==> flow/design.v <==
module full_adder(input a,b,cin,
                  output sum,co);
assign sum=a^b^cin;
assign co=((a&b)||(b&cin)||(cin&a));                 
endmodule
module half_adder(input a,
                  input b,
                  output sum,
                  output carry);
assign sum=a^b;
assign carry=a&b;
endmodule
module mux2_1(input a,b,sel,
              output y);
assign y=sel?b:a;
endmodule
module adder_4bit(input [3:0]a,b,
                  input cin,
                  output [3:0]sum,
                  output co);
wire s1,c1,s2,c2,s3,c3,s4,s11,s44,c4,c11,s22,c22,s33,c33,c44;
full_adder f1(a[0],b[0],1'b0,s1,c1);
full_adder f2(a[1],b[1],c1,s2,c2);
full_adder f3(a[2],b[2],c2,s3,c3);
full_adder f4(a[3],b[3],c3,s4,c4);
full_adder f5(a[0],b[0],1'b1,s11,c11);
full_adder f6(a[1],b[1],c11,s22,c22);
full_adder f7(a[2],b[2],c22,s33,c33);
full_adder f8(a[3],b[3],c33,s44,c44);
mux2_1 m1(s1,s11,cin,sum[0]);
mux2_1 m2(s2,s22,cin,sum[1]);
mux2_1 m3(s3,s33,cin,sum[2]);
mux2_1 m4(s4,s44,cin,sum[3]);
mux2_1 m5(c4,c44,cin,co);
endmodule
module adder_6bit(input [5:0]a,b,
                  input cin,
                  output [5:0]sum,
                  output co);
wire s1,s2,s3,s4,s5,s6,c1,c2,c3,c4,c5,c6;
wire s11,s22,s33,s44,s55,s66,c11,c22,c33,c44,c55,c66;
full_adder f1(a[0],b[0],1'b0,s1,c1);
full_adder f2(a[1],b[1],c1,s2,c2);
full_adder f3(a[2],b[2],c2,s3,c3);
full_adder f4(a[3],b[3],c3,s4,c4);
full_adder f5(a[4],b[4],c4,s5,c5);
full_adder f6(a[5],b[5],c5,s6,c6);
full_adder f7(a[0],b[0],1'b1,s11,c11);
full_adder f8(a[1],b[1],c11,s22,c22);
full_adder f9(a[2],b[2],c22,s33,c33);
full_adder f10(a[3],b[3],c33,s44,c44);
full_adder f11(a[4],b[4],c44,s55,c55);
full_adder f12(a[5],b[5],c55,s66,c66);
mux2_1 m1(s1,s11,cin,sum[0]);
mux2_1 m2(s2,s22,cin,sum[1]);
mux2_1 m3(s3,s33,cin,sum[2]);
mux2_1 m4(s4,s44,cin,sum[3]);
mux2_1 m5(s5,s55,cin,sum[4]);
mux2_1 m6(s6,s66,cin,sum[5]);
mux2_1 m7(c6,c66,cin,co);
endmodule
module adder_8bit(input [7:0] a,b,
                   input cin,
                   output [7:0] sum,
                   output co);
wire s1,s2,s3,s4,s5,s6,s7,s8,c1,c2,c3,c4,c5,c6,c7,c8;
wire s11,s22,s33,s44,s55,s66,s77,s88,c11,c22,c33,c44,c55,c66,c77,c88;
full_adder f10(a[0],b[0],1'b0,s1,c1);
full_adder f20(a[1],b[1],c1,s2,c2);
full_adder f30(a[2],b[2],c2,s3,c3);
full_adder f40(a[3],b[3],c3,s4,c4);
full_adder f50(a[4],b[4],c4,s5,c5);
full_adder f60(a[5],b[5],c5,s6,c6);
full_adder f70(a[6],b[6],c6,s7,c7);
full_adder f80(a[7],b[7],c7,s8,c8);
full_adder f11(a[0],b[0],1'b1,s11,c11);
full_adder f22(a[1],b[1],c11,s22,c22);
full_adder f33(a[2],b[2],c22,s33,c33);
full_adder f44(a[3],b[3],c33,s44,c44);
full_adder f55(a[4],b[4],c44,s55,c55);
full_adder f66(a[5],b[5],c55,s66,c66);
full_adder f77(a[6],b[6],c66,s77,c77);
full_adder f88(a[7],b[7],c77,s88,c88);
mux2_1 m1(s1,s11,cin,sum[0]);
mux2_1 m2(s2,s22,cin,sum[1]);
mux2_1 m3(s3,s33,cin,sum[2]);
mux2_1 m4(s4,s44,cin,sum[3]);
mux2_1 m5(s5,s55,cin,sum[4]);
mux2_1 m6(s6,s66,cin,sum[5]);
mux2_1 m7(s7,s77,cin,sum[6]);
mux2_1 m8(s8,s88,cin,sum[7]);
mux2_1 m9(c8,c88,cin,co);
endmodule
module adder_12bit(input [11:0] a,b,
                   input cin,
                   output [11:0] sum,
                   output co);
wire s1,s2,s3,s4,s5,s6,s7,s8,s9,s10,s11a,s12,c1,c2,c3,c4,c5,c6,c7,c8,c9,c10,c11a,c12;
wire s11,s22,s33,s44,s55,s66,s77,s88,s99,s1010,s1111,s1212;
wire c11,c22,c33,c44,c55,c66,c77,c88,c99,c1010,c1111,c1212;
full_adder f10(a[0],b[0],1'b0,s1,c1);
full_adder f20(a[1],b[1],c1,s2,c2);
full_adder f30(a[2],b[2],c2,s3,c3);
full_adder f40(a[3],b[3],c3,s4,c4);
full_adder f50(a[4],b[4],c4,s5,c5);
full_adder f60(a[5],b[5],c5,s6,c6);
full_adder f70(a[6],b[6],c6,s7,c7);
full_adder f80(a[7],b[7],c7,s8,c8);
full_adder f90(a[8],b[8],c8,s9,c9);
full_adder f100(a[9],b[9],c9,s10,c10);
full_adder f110(a[10],b[10],c10,s11a,c11a);
full_adder f120(a[11],b[11],c11a,s12,c12);
full_adder f11(a[0],b[0],1'b1,s11,c11);
full_adder f22(a[1],b[1],c11,s22,c22);
full_adder f33(a[2],b[2],c22,s33,c33);
full_adder f44(a[3],b[3],c33,s44,c44);
full_adder f55(a[4],b[4],c44,s55,c55);
full_adder f66(a[5],b[5],c55,s66,c66);
full_adder f77(a[6],b[6],c66,s77,c77);
full_adder f88(a[7],b[7],c77,s88,c88);
full_adder f99(a[8],b[8],c88,s99,c99);
full_adder f1010(a[9],b[9],c99,s1010,c1010);
full_adder f1111(a[10],b[10],c1010,s1111,c1111);
full_adder f1212(a[11],b[11],c1111,s1212,c1212);
mux2_1 m1(s1,s11,cin,sum[0]);
mux2_1 m2(s2,s22,cin,sum[1]);
mux2_1 m3(s3,s33,cin,sum[2]);
mux2_1 m4(s4,s44,cin,sum[3]);
mux2_1 m5(s5,s55,cin,sum[4]);
mux2_1 m6(s6,s66,cin,sum[5]);
mux2_1 m7(s7,s77,cin,sum[6]);
mux2_1 m8(s8,s88,cin,sum[7]);
mux2_1 m9(s9,s99,cin,sum[8]);
mux2_1 m10(s10,s1010,cin,sum[9]);
mux2_1 m11(s11a,s1111,cin,sum[10]);
mux2_1 m12(s12,s1212,cin,sum[11]);
mux2_1 m13(c12,c1212,cin,co);
endmodule
module adder_16bit(input [15:0] a,b,
                   input cin,
                   output [15:0] sum,
                   output co);
wire s1,s2,s3,s4,s5,s6,s7,s8,s9,s10,s11a,s12,s13,s14,s15,s16;
wire c1,c2,c3,c4,c5,c6,c7,c8,c9,c10,c11a,c12,c13,c14,c15,c16;
wire s11,s22,s33,s44,s55,s66,s77,s88,s99,s1010,s1111,s1212,s1313,s1414,s1515,s1616;
wire c11,c22,c33,c44,c55,c66,c77,c88,c99,c1010,c1111,c1212,c1313,c1414,c1515,c1616;
full_adder f10(a[0],b[0],1'b0,s1,c1);
full_adder f20(a[1],b[1],c1,s2,c2);
full_adder f30(a[2],b[2],c2,s3,c3);
full_adder f40(a[3],b[3],c3,s4,c4);
full_adder f50(a[4],b[4],c4,s5,c5);
full_adder f60(a[5],b[5],c5,s6,c6);
full_adder f70(a[6],b[6],c6,s7,c7);
full_adder f80(a[7],b[7],c7,s8,c8);
full_adder f90(a[8],b[8],c8,s9,c9);
full_adder f100(a[9],b[9],c9,s10,c10);
full_adder f110(a[10],b[10],c10,s11a,c11a);
full_adder f120(a[11],b[11],c11a,s12,c12);
full_adder f130(a[12],b[12],c12,s13,c13);
full_adder f140(a[13],b[13],c13,s14,c14);
full_adder f150(a[14],b[14],c14,s15,c15);
full_adder f160(a[15],b[15],c15,s16,c16);
full_adder f11(a[0],b[0],1'b1,s11,c11);
full_adder f22(a[1],b[1],c11,s22,c22);
full_adder f33(a[2],b[2],c22,s33,c33);
full_adder f44(a[3],b[3],c33,s44,c44);
full_adder f55(a[4],b[4],c44,s55,c55);
full_adder f66(a[5],b[5],c55,s66,c66);
full_adder f77(a[6],b[6],c66,s77,c77);
full_adder f88(a[7],b[7],c77,s88,c88);
full_adder f99(a[8],b[8],c88,s99,c99);
full_adder f1010(a[9],b[9],c99,s1010,c1010);
full_adder f1111(a[10],b[10],c1010,s1111,c1111);
full_adder f1212(a[11],b[11],c1111,s1212,c1212);
full_adder f1313(a[12],b[12],c1212,s1313,c1313);
full_adder f1414(a[13],b[13],c1313,s1414,c1414);
full_adder f1515(a[14],b[14],c1414,s1515,c1515);
full_adder f1616(a[15],b[15],c1515,s1616,c1616);
mux2_1 m1(s1,s11,cin,sum[0]);
mux2_1 m2(s2,s22,cin,sum[1]);
mux2_1 m3(s3,s33,cin,sum[2]);
mux2_1 m4(s4,s44,cin,sum[3]);
mux2_1 m5(s5,s55,cin,sum[4]);
mux2_1 m6(s6,s66,cin,sum[5]);
mux2_1 m7(s7,s77,cin,sum[6]);
mux2_1 m8(s8,s88,cin,sum[7]);
mux2_1 m9(s9,s99,cin,sum[8]);
mux2_1 m10(s10,s1010,cin,sum[9]);
mux2_1 m11(s11a,s1111,cin,sum[10]);
mux2_1 m12(s12,s1212,cin,sum[11]);
mux2_1 m13(s13,s1313,cin,sum[12]);
mux2_1 m14(s14,s1414,cin,sum[13]);
mux2_1 m15(s15,s1515,cin,sum[14]);
mux2_1 m16(s16,s1616,cin,sum[15]);
mux2_1 m17(c16,c1616,cin,co);
endmodule
module adder_24bit(input [23:0] a,b,
                   input cin,
                   output [23:0] sum,
                   output co);
wire s1,s2,s3,s4,s5,s6,s7,s8,s9,s10,s11a,s12;
wire s13,s14,s15,s16,s17,s18,s19,s20,s21,s222,s23,s24;
wire c1,c2,c3,c4,c5,c6,c7,c8,c9,c10,c11a,c12;
wire c13,c14,c15,c16,c17,c18,c19,c20,c21,c222,c23,c24;
wire s11,s22,s33,s44,s55,s66,s77,s88,s99,s1010,s1111,s1212;
wire s1313,s1414,s1515,s1616,s1717,s1818,s1919,s2020,s2121,s2222,s2323,s2424;
wire c11,c22,c33,c44,c55,c66,c77,c88,c99,c1010,c1111,c1212;
wire c1313,c1414,c1515,c1616,c1717,c1818,c1919,c2020,c2121,c2222,c2323,c2424;
full_adder f10(a[0],b[0],1'b0,s1,c1);
full_adder f20(a[1],b[1],c1,s2,c2);
full_adder f30(a[2],b[2],c2,s3,c3);
full_adder f40(a[3],b[3],c3,s4,c4);
full_adder f50(a[4],b[4],c4,s5,c5);
full_adder f60(a[5],b[5],c5,s6,c6);
full_adder f70(a[6],b[6],c6,s7,c7);
full_adder f80(a[7],b[7],c7,s8,c8);
full_adder f90(a[8],b[8],c8,s9,c9);
full_adder f100(a[9],b[9],c9,s10,c10);
full_adder f110(a[10],b[10],c10,s11a,c11a);
full_adder f120(a[11],b[11],c11a,s12,c12);
full_adder f130(a[12],b[12],c12,s13,c13);
full_adder f140(a[13],b[13],c13,s14,c14);
full_adder f150(a[14],b[14],c14,s15,c15);
full_adder f160(a[15],b[15],c15,s16,c16);
full_adder f170(a[16],b[16],c16,s17,c17);
full_adder f180(a[17],b[17],c17,s18,c18);
full_adder f190(a[18],b[18],c18,s19,c19);
full_adder f200(a[19],b[19],c19,s20,c20);
full_adder f210(a[20],b[20],c20,s21,c21);
full_adder f220(a[21],b[21],c21,s222,c222);
full_adder f230(a[22],b[22],c222,s23,c23);
full_adder f240(a[23],b[23],c23,s24,c24);
full_adder f11(a[0],b[0],1'b1,s11,c11);
full_adder f22(a[1],b[1],c11,s22,c22);
full_adder f33(a[2],b[2],c22,s33,c33);
full_adder f44(a[3],b[3],c33,s44,c44);
full_adder f55(a[4],b[4],c44,s55,c55);
full_adder f66(a[5],b[5],c55,s66,c66);
full_adder f77(a[6],b[6],c66,s77,c77);
full_adder f88(a[7],b[7],c77,s88,c88);
full_adder f99(a[8],b[8],c88,s99,c99);
full_adder f1010(a[9],b[9],c99,s1010,c1010);
full_adder f1111(a[10],b[10],c1010,s1111,c1111);
full_adder f1212(a[11],b[11],c1111,s1212,c1212);
full_adder f1313(a[12],b[12],c1212,s1313,c1313);
full_adder f1414(a[13],b[13],c1313,s1414,c1414);
full_adder f1515(a[14],b[14],c1414,s1515,c1515);
full_adder f1616(a[15],b[15],c1515,s1616,c1616);
full_adder f1717(a[16],b[16],c1616,s1717,c1717);
full_adder f1818(a[17],b[17],c1717,s1818,c1818);
full_adder f1919(a[18],b[18],c1818,s1919,c1919);
full_adder f2020(a[19],b[19],c1919,s2020,c2020);
full_adder f2121(a[20],b[20],c2020,s2121,c2121);
full_adder f2222(a[21],b[21],c2121,s2222,c2222);
full_adder f2323(a[22],b[22],c2222,s2323,c2323);
full_adder f2424(a[23],b[23],c2323,s2424,c2424);
mux2_1 m1(s1,s11,cin,sum[0]);
mux2_1 m2(s2,s22,cin,sum[1]);
mux2_1 m3(s3,s33,cin,sum[2]);
mux2_1 m4(s4,s44,cin,sum[3]);
mux2_1 m5(s5,s55,cin,sum[4]);
mux2_1 m6(s6,s66,cin,sum[5]);
mux2_1 m7(s7,s77,cin,sum[6]);
mux2_1 m8(s8,s88,cin,sum[7]);
mux2_1 m9(s9,s99,cin,sum[8]);
mux2_1 m10(s10,s1010,cin,sum[9]);
mux2_1 m11(s11a,s1111,cin,sum[10]);
mux2_1 m12(s12,s1212,cin,sum[11]);
mux2_1 m13(s13,s1313,cin,sum[12]);
mux2_1 m14(s14,s1414,cin,sum[13]);
mux2_1 m15(s15,s1515,cin,sum[14]);
mux2_1 m16(s16,s1616,cin,sum[15]);
mux2_1 m17(s17,s1717,cin,sum[16]);
mux2_1 m18(s18,s1818,cin,sum[17]);
mux2_1 m19(s19,s1919,cin,sum[18]);
mux2_1 m20(s20,s2020,cin,sum[19]);
mux2_1 m21(s21,s2121,cin,sum[20]);
mux2_1 m22(s222,s2222,cin,sum[21]);
mux2_1 m23(s23,s2323,cin,sum[22]);
mux2_1 m24(s24,s2424,cin,sum[23]);
mux2_1 m25(c24,c2424,cin,co);
endmodule
module mul_2x2(input clk,
               input [1:0]a,b,
               output [3:0]out);           
reg [1:0]clk_a,clk_b;
wire [3:0]temp;
always @(posedge clk)
 begin
  clk_a<=a;
  clk_b<=b;
 end
assign out[0]=clk_a[0]&clk_b[0];
assign temp[0]=clk_a[0]&clk_b[1];
assign temp[1]=clk_a[1]&clk_b[0];
assign temp[2]=clk_a[1]&clk_b[1];
half_adder h1(temp[0],temp[1],out[1],temp[3]);
half_adder h2(temp[3],temp[2],out[2],out[3]);
endmodule
module mul_4x4(input clk,
               input [3:0]a,
               input [3:0]b,
               output [7:0]c);
wire [3:0]q0,q1,q2,q3,q4;
wire [5:0]q5,q6;		
wire [3:0]temp1;
wire [5:0]temp2,temp3,temp4;
reg [3:0]clk_a,clk_b;
always @(posedge clk)
begin
 clk_a<=a;
 clk_b<=b;
end
mul_2x2 m1(clk,clk_a[1:0],clk_b[1:0],q0[3:0]);
mul_2x2 m2(clk,clk_a[3:2],clk_b[1:0],q1[3:0]);
mul_2x2 m3(clk,clk_a[1:0],clk_b[3:2],q2[3:0]);
mul_2x2 m4(clk,clk_a[3:2],clk_b[3:2],q3[3:0]);
assign temp1 ={2'b00,q0[3:2]};
adder_4bit a1(q1[3:0],temp1,1'b0,q4,);
assign temp2 ={2'b00,q2[3:0]};
assign temp3 ={q3[3:0],2'b00};
adder_6bit a2(temp2,temp3,1'b0,q5,);
assign temp4={2'b00,q4[3:0]};
adder_6bit a3(temp4,q5,1'b0,q6,);
assign c[1:0]=q0[1:0];
assign c[7:2]=q6[5:0];
endmodule
module mul_8x8(input clk,
               input [7:0] a,b,
               output [15:0]c);
wire [7:0]q0,q1,q2,q3,q4;
wire [11:0]q5,q6;	
wire [7:0]temp1;
wire [11:0]temp2,temp3,temp4;
reg [7:0]clk_a,clk_b;
always @(posedge clk)
begin
 clk_a<=a;
 clk_b<=b;
end
mul_4x4 mu1(clk,clk_a[3:0],clk_b[3:0],q0[7:0]);
mul_4x4 mu2(clk,clk_a[7:4],clk_b[3:0],q1[7:0]);
mul_4x4 mu3(clk,clk_a[3:0],clk_b[7:4],q2[7:0]);
mul_4x4 mu4(clk,clk_a[7:4],clk_b[7:4],q3[7:0]);
assign temp1 ={4'b0000,q0[7:4]};
adder_8bit a1(q1[7:0],temp1,1'b0,q4,);
assign temp2 ={4'b0000,q2[7:0]};
assign temp3 ={q3[7:0],4'b0000};
adder_12bit a2(temp2,temp3,1'b0,q5,);
assign temp4={4'b0000,q4[7:0]};
adder_12bit a3(temp4,q5,1'b0,q6,);
assign c[3:0]=q0[3:0];
assign c[15:4]=q6[11:0];
endmodule    
module mul_16x16(input clk,
		         input [15:0]a,
                 input [15:0]b,
                 output [31:0]c);
reg [15:0]clk_a,clk_b;
wire [15:0]q0,q1,q2,q3,q4;	
wire [15:0]temp1;
wire [23:0]temp2,temp3,temp4;
wire [23:0]q5,q6;
always @(posedge clk)
 begin
  clk_a<=a;
  clk_b<=b;
 end
mul_8x8 m1(clk,clk_a[7:0],clk_b[7:0],q0[15:0]);
mul_8x8 m2(clk,clk_a[15:8],clk_b[7:0],q1[15:0]);
mul_8x8 m3(clk,clk_a[7:0],clk_b[15:8],q2[15:0]);
mul_8x8 m4(clk,clk_a[15:8],clk_b[15:8],q3[15:0]);
assign temp1 ={8'b0,q0[15:8]};
adder_16bit a1(q1[15:0],temp1,1'b0,q4,);
assign temp2 ={8'b0,q2[15:0]};
assign temp3 ={q3[15:0],8'b0};
adder_24bit a2(temp2,temp3,1'b0,q5,);
assign temp4={8'b0,q4[15:0]};
adder_24bit a3(temp4,q5,1'b0,q6,);
assign c[7:0]=q0[7:0];
assign c[31:8]=q6[23:0];
endmodule
module accumulator(input clk,en,clr,
                   input [31:0]a,
                   output [39:0]c);
reg [39:0]acc;
always @(posedge clk)
 begin
  if (clr)
   acc <= 40'b0;
  else if (en)
  begin 
   acc <= acc + {8'b0,a};
  end
 end
assign c = acc;
endmodule
module mac_unit(input clk,en,clr,
                input [15:0]a,b,
                output [39:0]c);
wire [31:0]temp1;
mul_16x16 m1(clk,a,b,temp1);
accumulator a1(clk,en,clr,temp1,c);
endmodule
Step by step through the tools: mac_unit
What the tools print for mac_unit, step after step.
Lines are those of the file above, counted from 1.
Operators carry their Yosys type and port widths (W data, S select, Z words).
The mark n/a stands for no value.
- design top: mac_unit
- clock port: clk
- cell library: sky130hd
- corner: tt_025C_1v80

Elaborated design
Yosys after proc, flatten, opt, wreduce and memory -nomap, before mapping. Enables and synchronous resets that opt folds into registers are not counted as muxes. Memory bits, and registers merged into a memory's read port (data or address), are not among the register bits. Print and check cells are not counted. Equal cells are merged and count once.
- output and inout bits at 40
- noted clocked read ports x word width: 0
- cells after elaboration at 2070
- memory bits (read-only) at 0
- input port bits at 35
- bits in latches: 0
- noted memories: 0
- register bits after elaboration: 168
- bits in writable memories: 0
- eq/ne operators: 0
- multipliers: 0
- noted reductions and logical operators: 322
- div/mod/pow operators at 0
- noted bitwise operators: 1716
- noted shift-type cells: 0
- add/sub/neg operators: 1
- noted multiplexer cells: 0
- $lt $le $gt $ge at 0
- operator list (cell ; number):
    $and A1 B1 Y1 ; 1035
    $xor A1 B1 Y1 ; 681
    $logic_or A1 B1 Y1 ; 322
    $add A40 B32 Y40 ; 1

Depth
Longest topological path by Yosys (ltp), each cell counted once; first at word level (registers and memories cut), then after technology mapping (sequential cells cut; the memories' decode and read muxes count).
- depth in word-level cells: 83
- ABC_AREA at 0
- noted gate-level depth with buffers: 58

Synthesis result
The flow's flattened synthesis, as Yosys stat reports it; memories are mapped. The netlist is that of the ABC_AREA named above (0 if unset); the other value can give another one.
- noted flip-flop cells: 168
- area of sequential cells: 3363.2 um^2
- cells in the netlist at 1571
- noted cell area after synthesis: 15595.0 um^2
- buffer cells at 48
- cells by type (type ; number ; area in all (um^2)):
    sky130_fd_sc_hd__fa_1 ; 194 ; 3.88E+03
    sky130_fd_sc_hd__dfxtp_1 ; 168 ; 3.36E+03
    sky130_fd_sc_hd__ha_1 ; 264 ; 3.3E+03
    sky130_fd_sc_hd__and2_1 ; 244 ; 1.53E+03
    sky130_fd_sc_hd__inv_1 ; 313 ; 1.17E+03
    sky130_fd_sc_hd__xnor2_1 ; 37 ; 324.061
    sky130_fd_sc_hd__mux2i_1 ; 21 ; 210.202
    sky130_fd_sc_hd__xor2_1 ; 23 ; 201.443
    sky130_fd_sc_hd__nor2_1 ; 51 ; 191.434
    sky130_fd_sc_hd__nand2_1 ; 45 ; 168.912
    sky130_fd_sc_hd__a21oi_1 ; 31 ; 155.149
    sky130_fd_sc_hd__clkbuf_1 ; 41 ; 153.898
    sky130_fd_sc_hd__a21o_1 ; 11 ; 82.579
    sky130_fd_sc_hd__nand4_1 ; 11 ; 68.816
    sky130_fd_sc_hd__nand3_1 ; 13 ; 65.062
    sky130_fd_sc_hd__nand2b_1 ; 9 ; 56.304
    sky130_fd_sc_hd__nor3_1 ; 9 ; 45.043
    sky130_fd_sc_hd__o21ai_0 ; 9 ; 45.043
Not listed: further types 38, cells in them 77.
The figures by module come from a second, unflattened synthesis with its own total; it is not the netlist above.
- cell total of the unflattened synthesis: 2802
- noted area total of the unflattened synthesis: 42081.6 um^2
Rows give one instance, submodules left out.
- by module (module ; area (um^2) ; seq. area (um^2) ; times used ; cells):
    full_adder ; 20.0 ; 0.0 ; 896 ; 1
    mux2_1 ; 15.0 ; 0.0 ; 511 ; 1
    mul_2x2 ; 105.1 ; 80.1 ; 64 ; 8
    accumulator ; 3108.0 ; 800.8 ; 1 ; 384
    mul_4x4 ; 163.9 ; 160.2 ; 16 ; 9
    half_adder ; 12.5 ; 0.0 ; 128 ; 1
    mul_8x8 ; 324.1 ; 320.3 ; 4 ; 17
    mul_16x16 ; 644.4 ; 640.6 ; 1 ; 33
    adder_6bit ; 7.5 ; 0.0 ; 32 ; 2
    adder_4bit ; 7.5 ; 0.0 ; 16 ; 2
    adder_12bit ; 7.5 ; 0.0 ; 8 ; 2
    adder_8bit ; 7.5 ; 0.0 ; 4 ; 2
    adder_24bit ; 7.5 ; 0.0 ; 2 ; 2
    adder_16bit ; 7.5 ; 0.0 ; 1 ; 2
    mac_unit ; 0.0 ; 0.0 ; 1 ; 0

Worst setup path after synthesis
Source: OpenSTA report_checks on the synthesized netlist (no wires, ideal clock, input and output delay 20% of the period each), path of least setup slack; recovery checks are left aside. Register names are those of the netlist, which keeps one name where synthesis merged equal registers.
- kind: register to register
- start point: register (name not given)
- end point: register a1.acc[38]
- noted period: 13500 ps
- delay of the path at 13697 ps
- stages: 53
- data arrival time: 13569 ps
- noted required time: 13372 ps
- noted setup time: 128 ps
- setup slack: -196 ps
- period reached after synthesis at 13696 ps
"delay of the path" is the arrival time less input delay plus setup time.
"stages" counts driving pins, that of a launching flip-flop among them; a cell with two outputs on the path counts twice.
"period reached after synthesis" = period - worst setup slack (recovery checks aside). The figure is calculated, with input and output delays left at 20% of the set period.
Between the ends stands the longest chain of elaborated cells between them, by number of cells; it is not shown to be the way that was timed. Of several equally long chains one is given.
A line is the first line of the expression or statement that the cell stems from. Yosys adds cells for indexed reads and writes and turns some case tables into memories.
- path through: sky130_fd_sc_hd__dfxtp_1 sky130_fd_sc_hd__clkbuf_1 sky130_fd_sc_hd__and2_1 sky130_fd_sc_hd__ha_1 sky130_fd_sc_hd__ha_1 sky130_fd_sc_hd__ha_1 sky130_fd_sc_hd__fa_1 sky130_fd_sc_hd__inv_1 sky130_fd_sc_hd__fa_1 sky130_fd_sc_hd__inv_1 sky130_fd_sc_hd__fa_1 sky130_fd_sc_hd__fa_1 sky130_fd_sc_hd__inv_1 sky130_fd_sc_hd__fa_1 sky130_fd_sc_hd__inv_1 sky130_fd_sc_hd__fa_1 sky130_fd_sc_hd__fa_1 sky130_fd_sc_hd__fa_1 [... 17 more ...] sky130_fd_sc_hd__fa_1 sky130_fd_sc_hd__fa_1 sky130_fd_sc_hd__inv_1 sky130_fd_sc_hd__ha_1 sky130_fd_sc_hd__ha_1 sky130_fd_sc_hd__ha_1 sky130_fd_sc_hd__ha_1 sky130_fd_sc_hd__ha_1 sky130_fd_sc_hd__ha_1 sky130_fd_sc_hd__ha_1 sky130_fd_sc_hd__xnor2_1 sky130_fd_sc_hd__xnor2_1 sky130_fd_sc_hd__ha_1 sky130_fd_sc_hd__nand2_1 sky130_fd_sc_hd__a2111oi_0 sky130_fd_sc_hd__o41ai_2 sky130_fd_sc_hd__xor2_1 sky130_fd_sc_hd__nor2_1
- cells in the longest elaborated chain: 83
- elaborated cells on any way between the ends: 739
- noted source lines of those cells: 7
- classes of those cells: add/sub: 1; logic: 588; reduce/logical: 150
- ends and longest elaborated chain, post-synthesis (item ; RTL line ; RTL):
    $and A1 B1 Y1 ; 295 ; assign temp[1]=clk_a[1]&clk_b[0];
    $and A1 B1 Y1 ; 11 ; assign carry=a&b;
    $xor A1 B1 Y1 ; 10 ; assign sum=a^b;
    $and A1 B1 Y1 x2 ; 4 ; assign co=((a&b)||(b&cin)||(cin&a));
    $logic_or A1 B1 Y1 x2 ; 4 ;
    $xor A1 B1 Y1 ; 3 ; assign sum=a^b^cin;
    $and A1 B1 Y1 ; 4 ;
    [... 59 more ...] ; n/a ;
    $and A1 B1 Y1 ; 4 ;
    $logic_or A1 B1 Y1 x2 ; 4 ;
    $and A1 B1 Y1 ; 4 ;
    $logic_or A1 B1 Y1 x2 ; 4 ;
    $and A1 B1 Y1 x7 ; 4 ;
    $xor A1 B1 Y1 ; 3 ;
    $add A40 B32 Y40 ; 393 ; acc <= acc + {8'b0,a};
    end: assignment ; 390 ; acc <= 40'b0;
    end: assignment ; 393 ;
    end: declaration ; 386 ; reg [39:0]acc;

Path in the finished layout
From the final timing report of entry A: the path of least setup slack in the routed layout; clock arrival at registers is part of the times.
The path's times are printed in steps of 10 ps; the period is the one set.
- kind: register to register
- start point: register (name not given)
- end point: register a1.acc[38]
- setup slack: 180 ps
- data arrival time: 13650 ps
- noted setup time: 120 ps
- noted required time: 13830 ps
- noted period: 13500 ps
- stages: 53
Between the ends stands the longest chain of elaborated cells between them, by number of cells; it is not shown to be the way that was timed. Of several equally long chains one is given.
- path through: sky130_fd_sc_hd__dfxtp_2 sky130_fd_sc_hd__and2_4 sky130_fd_sc_hd__ha_4 sky130_fd_sc_hd__ha_4 sky130_fd_sc_hd__ha_4 sky130_fd_sc_hd__fa_2 sky130_fd_sc_hd__inv_2 sky130_fd_sc_hd__fa_1 sky130_fd_sc_hd__inv_2 sky130_fd_sc_hd__fa_2 sky130_fd_sc_hd__fa_1 sky130_fd_sc_hd__inv_1 sky130_fd_sc_hd__fa_1 sky130_fd_sc_hd__inv_2 sky130_fd_sc_hd__fa_2 sky130_fd_sc_hd__fa_2 sky130_fd_sc_hd__fa_2 sky130_fd_sc_hd__fa_2 [... 17 more ...] sky130_fd_sc_hd__fa_2 sky130_fd_sc_hd__inv_2 sky130_fd_sc_hd__ha_4 sky130_fd_sc_hd__ha_4 sky130_fd_sc_hd__ha_4 sky130_fd_sc_hd__ha_4 sky130_fd_sc_hd__ha_4 sky130_fd_sc_hd__ha_4 sky130_fd_sc_hd__ha_4 sky130_fd_sc_hd__xnor2_2 sky130_fd_sc_hd__xnor2_1 sky130_fd_sc_hd__ha_2 sky130_fd_sc_hd__a21oi_2 sky130_fd_sc_hd__buf_4 sky130_fd_sc_hd__a2111oi_4 sky130_fd_sc_hd__o41ai_2 sky130_fd_sc_hd__xor2_1 sky130_fd_sc_hd__nor2_1
- cells in the longest elaborated chain: 83
- elaborated cells on any way between the ends: 739
- noted source lines of those cells: 7
- classes of those cells: add/sub: 1; logic: 588; reduce/logical: 150
- ends and longest elaborated chain, after layout (item ; RTL line ; RTL):
    $and A1 B1 Y1 ; 295 ; assign temp[1]=clk_a[1]&clk_b[0];
    $and A1 B1 Y1 ; 11 ; assign carry=a&b;
    $xor A1 B1 Y1 ; 10 ; assign sum=a^b;
    $and A1 B1 Y1 x2 ; 4 ; assign co=((a&b)||(b&cin)||(cin&a));
    $logic_or A1 B1 Y1 x2 ; 4 ;
    $xor A1 B1 Y1 ; 3 ; assign sum=a^b^cin;
    $and A1 B1 Y1 ; 4 ;
    [... 59 more ...] ; n/a ;
    $and A1 B1 Y1 ; 4 ;
    $logic_or A1 B1 Y1 x2 ; 4 ;
    $and A1 B1 Y1 ; 4 ;
    $logic_or A1 B1 Y1 x2 ; 4 ;
    $and A1 B1 Y1 x7 ; 4 ;
    $xor A1 B1 Y1 ; 3 ;
    $add A40 B32 Y40 ; 393 ; acc <= acc + {8'b0,a};
    end: assignment ; 390 ; acc <= 40'b0;
    end: assignment ; 393 ;
    end: declaration ; 386 ; reg [39:0]acc;

Subject: mac_unit on sky130hd, stored results

Hello all,

Design mac_unit on sky130hd. What follows are 2 stored runs of the flow, each under its own settings; their order means nothing. The constraints put input and output delay at 20% of the set period each and load the outputs with 0.01 pF.
"achieved clock period" = clock period - worst setup slack. The figure is calculated, with input and output delays left at 20% of the set period.

Entry A

==> flow/run.sh <==
#!/bin/bash
# the make line also repeats the synthesis and layout settings of config.mk as NAME=value (left out here)
make -C /OpenROAD-flow-scripts/flow DESIGN_CONFIG=/design/flow/config.mk WORK_HOME=/design/flow/orfs CLKGATE_MAP_FILE= finish
==> flow/config.mk <==
export PLATFORM = sky130hd
export DESIGN_NAME = mac_unit
export DESIGN_NICKNAME = mac_unit
export VERILOG_FILES = /design/flow/design.v
export SDC_FILE = /design/flow/constraint.sdc
export NUM_CORES = 4
export LEC_CHECK = 0
export CAP_MARGIN = 20
export CELL_PAD_IN_SITES_DETAIL_PLACEMENT = 1
export CELL_PAD_IN_SITES_GLOBAL_PLACEMENT = 1
export CORE_MARGIN = 2
export CORE_UTILIZATION = 45
export CTS_CLUSTER_SIZE = 41
export GPL_ROUTABILITY_DRIVEN = 0
export GPL_TIMING_DRIVEN = 1
export HOLD_SLACK_MARGIN = 0.23
export PLACE_DENSITY_LB_ADDON = 0.16
export SLEW_MARGIN = 20
==> flow/constraint.sdc <==
create_clock -name core_clock -period 13.5 [get_ports {clk}]
set_input_delay 2.7000 -clock core_clock [delete_from_list [all_inputs] [get_ports {clk}]]
set_output_delay 2.7000 -clock core_clock [all_outputs]
set_load 0.01 [all_outputs]

Measured in entry A:
- chip area in the Yosys report at 15595.0 um^2
- noted the die area: 36160.8 um^2
- standard-cell area of the final layout: 18069.8 um^2
- noted the utilization in the final report: 0.526
- worst slack on setup checks at 182 ps
- setup total negative slack at 0 ps
- achieved clock period: 13318 ps

Entry B

==> flow/run.sh <==
#!/bin/bash
# the make line also repeats the synthesis and layout settings of config.mk as NAME=value (left out here)
make -C /OpenROAD-flow-scripts/flow DESIGN_CONFIG=/design/flow/config.mk WORK_HOME=/design/flow/orfs CLKGATE_MAP_FILE= finish
==> flow/config.mk <==
export PLATFORM = sky130hd
export DESIGN_NAME = mac_unit
export DESIGN_NICKNAME = mac_unit
export VERILOG_FILES = /design/flow/design.v
export SDC_FILE = /design/flow/constraint.sdc
export NUM_CORES = 4
export LEC_CHECK = 0
export CAP_MARGIN = 20
export CORE_MARGIN = 2
export CORE_UTILIZATION = 40
export SLEW_MARGIN = 20
==> flow/constraint.sdc <==
create_clock -name core_clock -period 13.5 [get_ports {clk}]
set_input_delay 2.7000 -clock core_clock [delete_from_list [all_inputs] [get_ports {clk}]]
set_output_delay 2.7000 -clock core_clock [all_outputs]
set_load 0.01 [all_outputs]

Measured in entry B:
- chip area in the Yosys report at 15595.0 um^2
- noted the die area: 40582.1 um^2
- standard-cell area of the final layout: 18054.8 um^2
- noted the utilization in the final report: 0.468
- worst slack on setup checks at 122 ps
- setup total negative slack at 0 ps
- achieved clock period: 13378 ps

Thanks
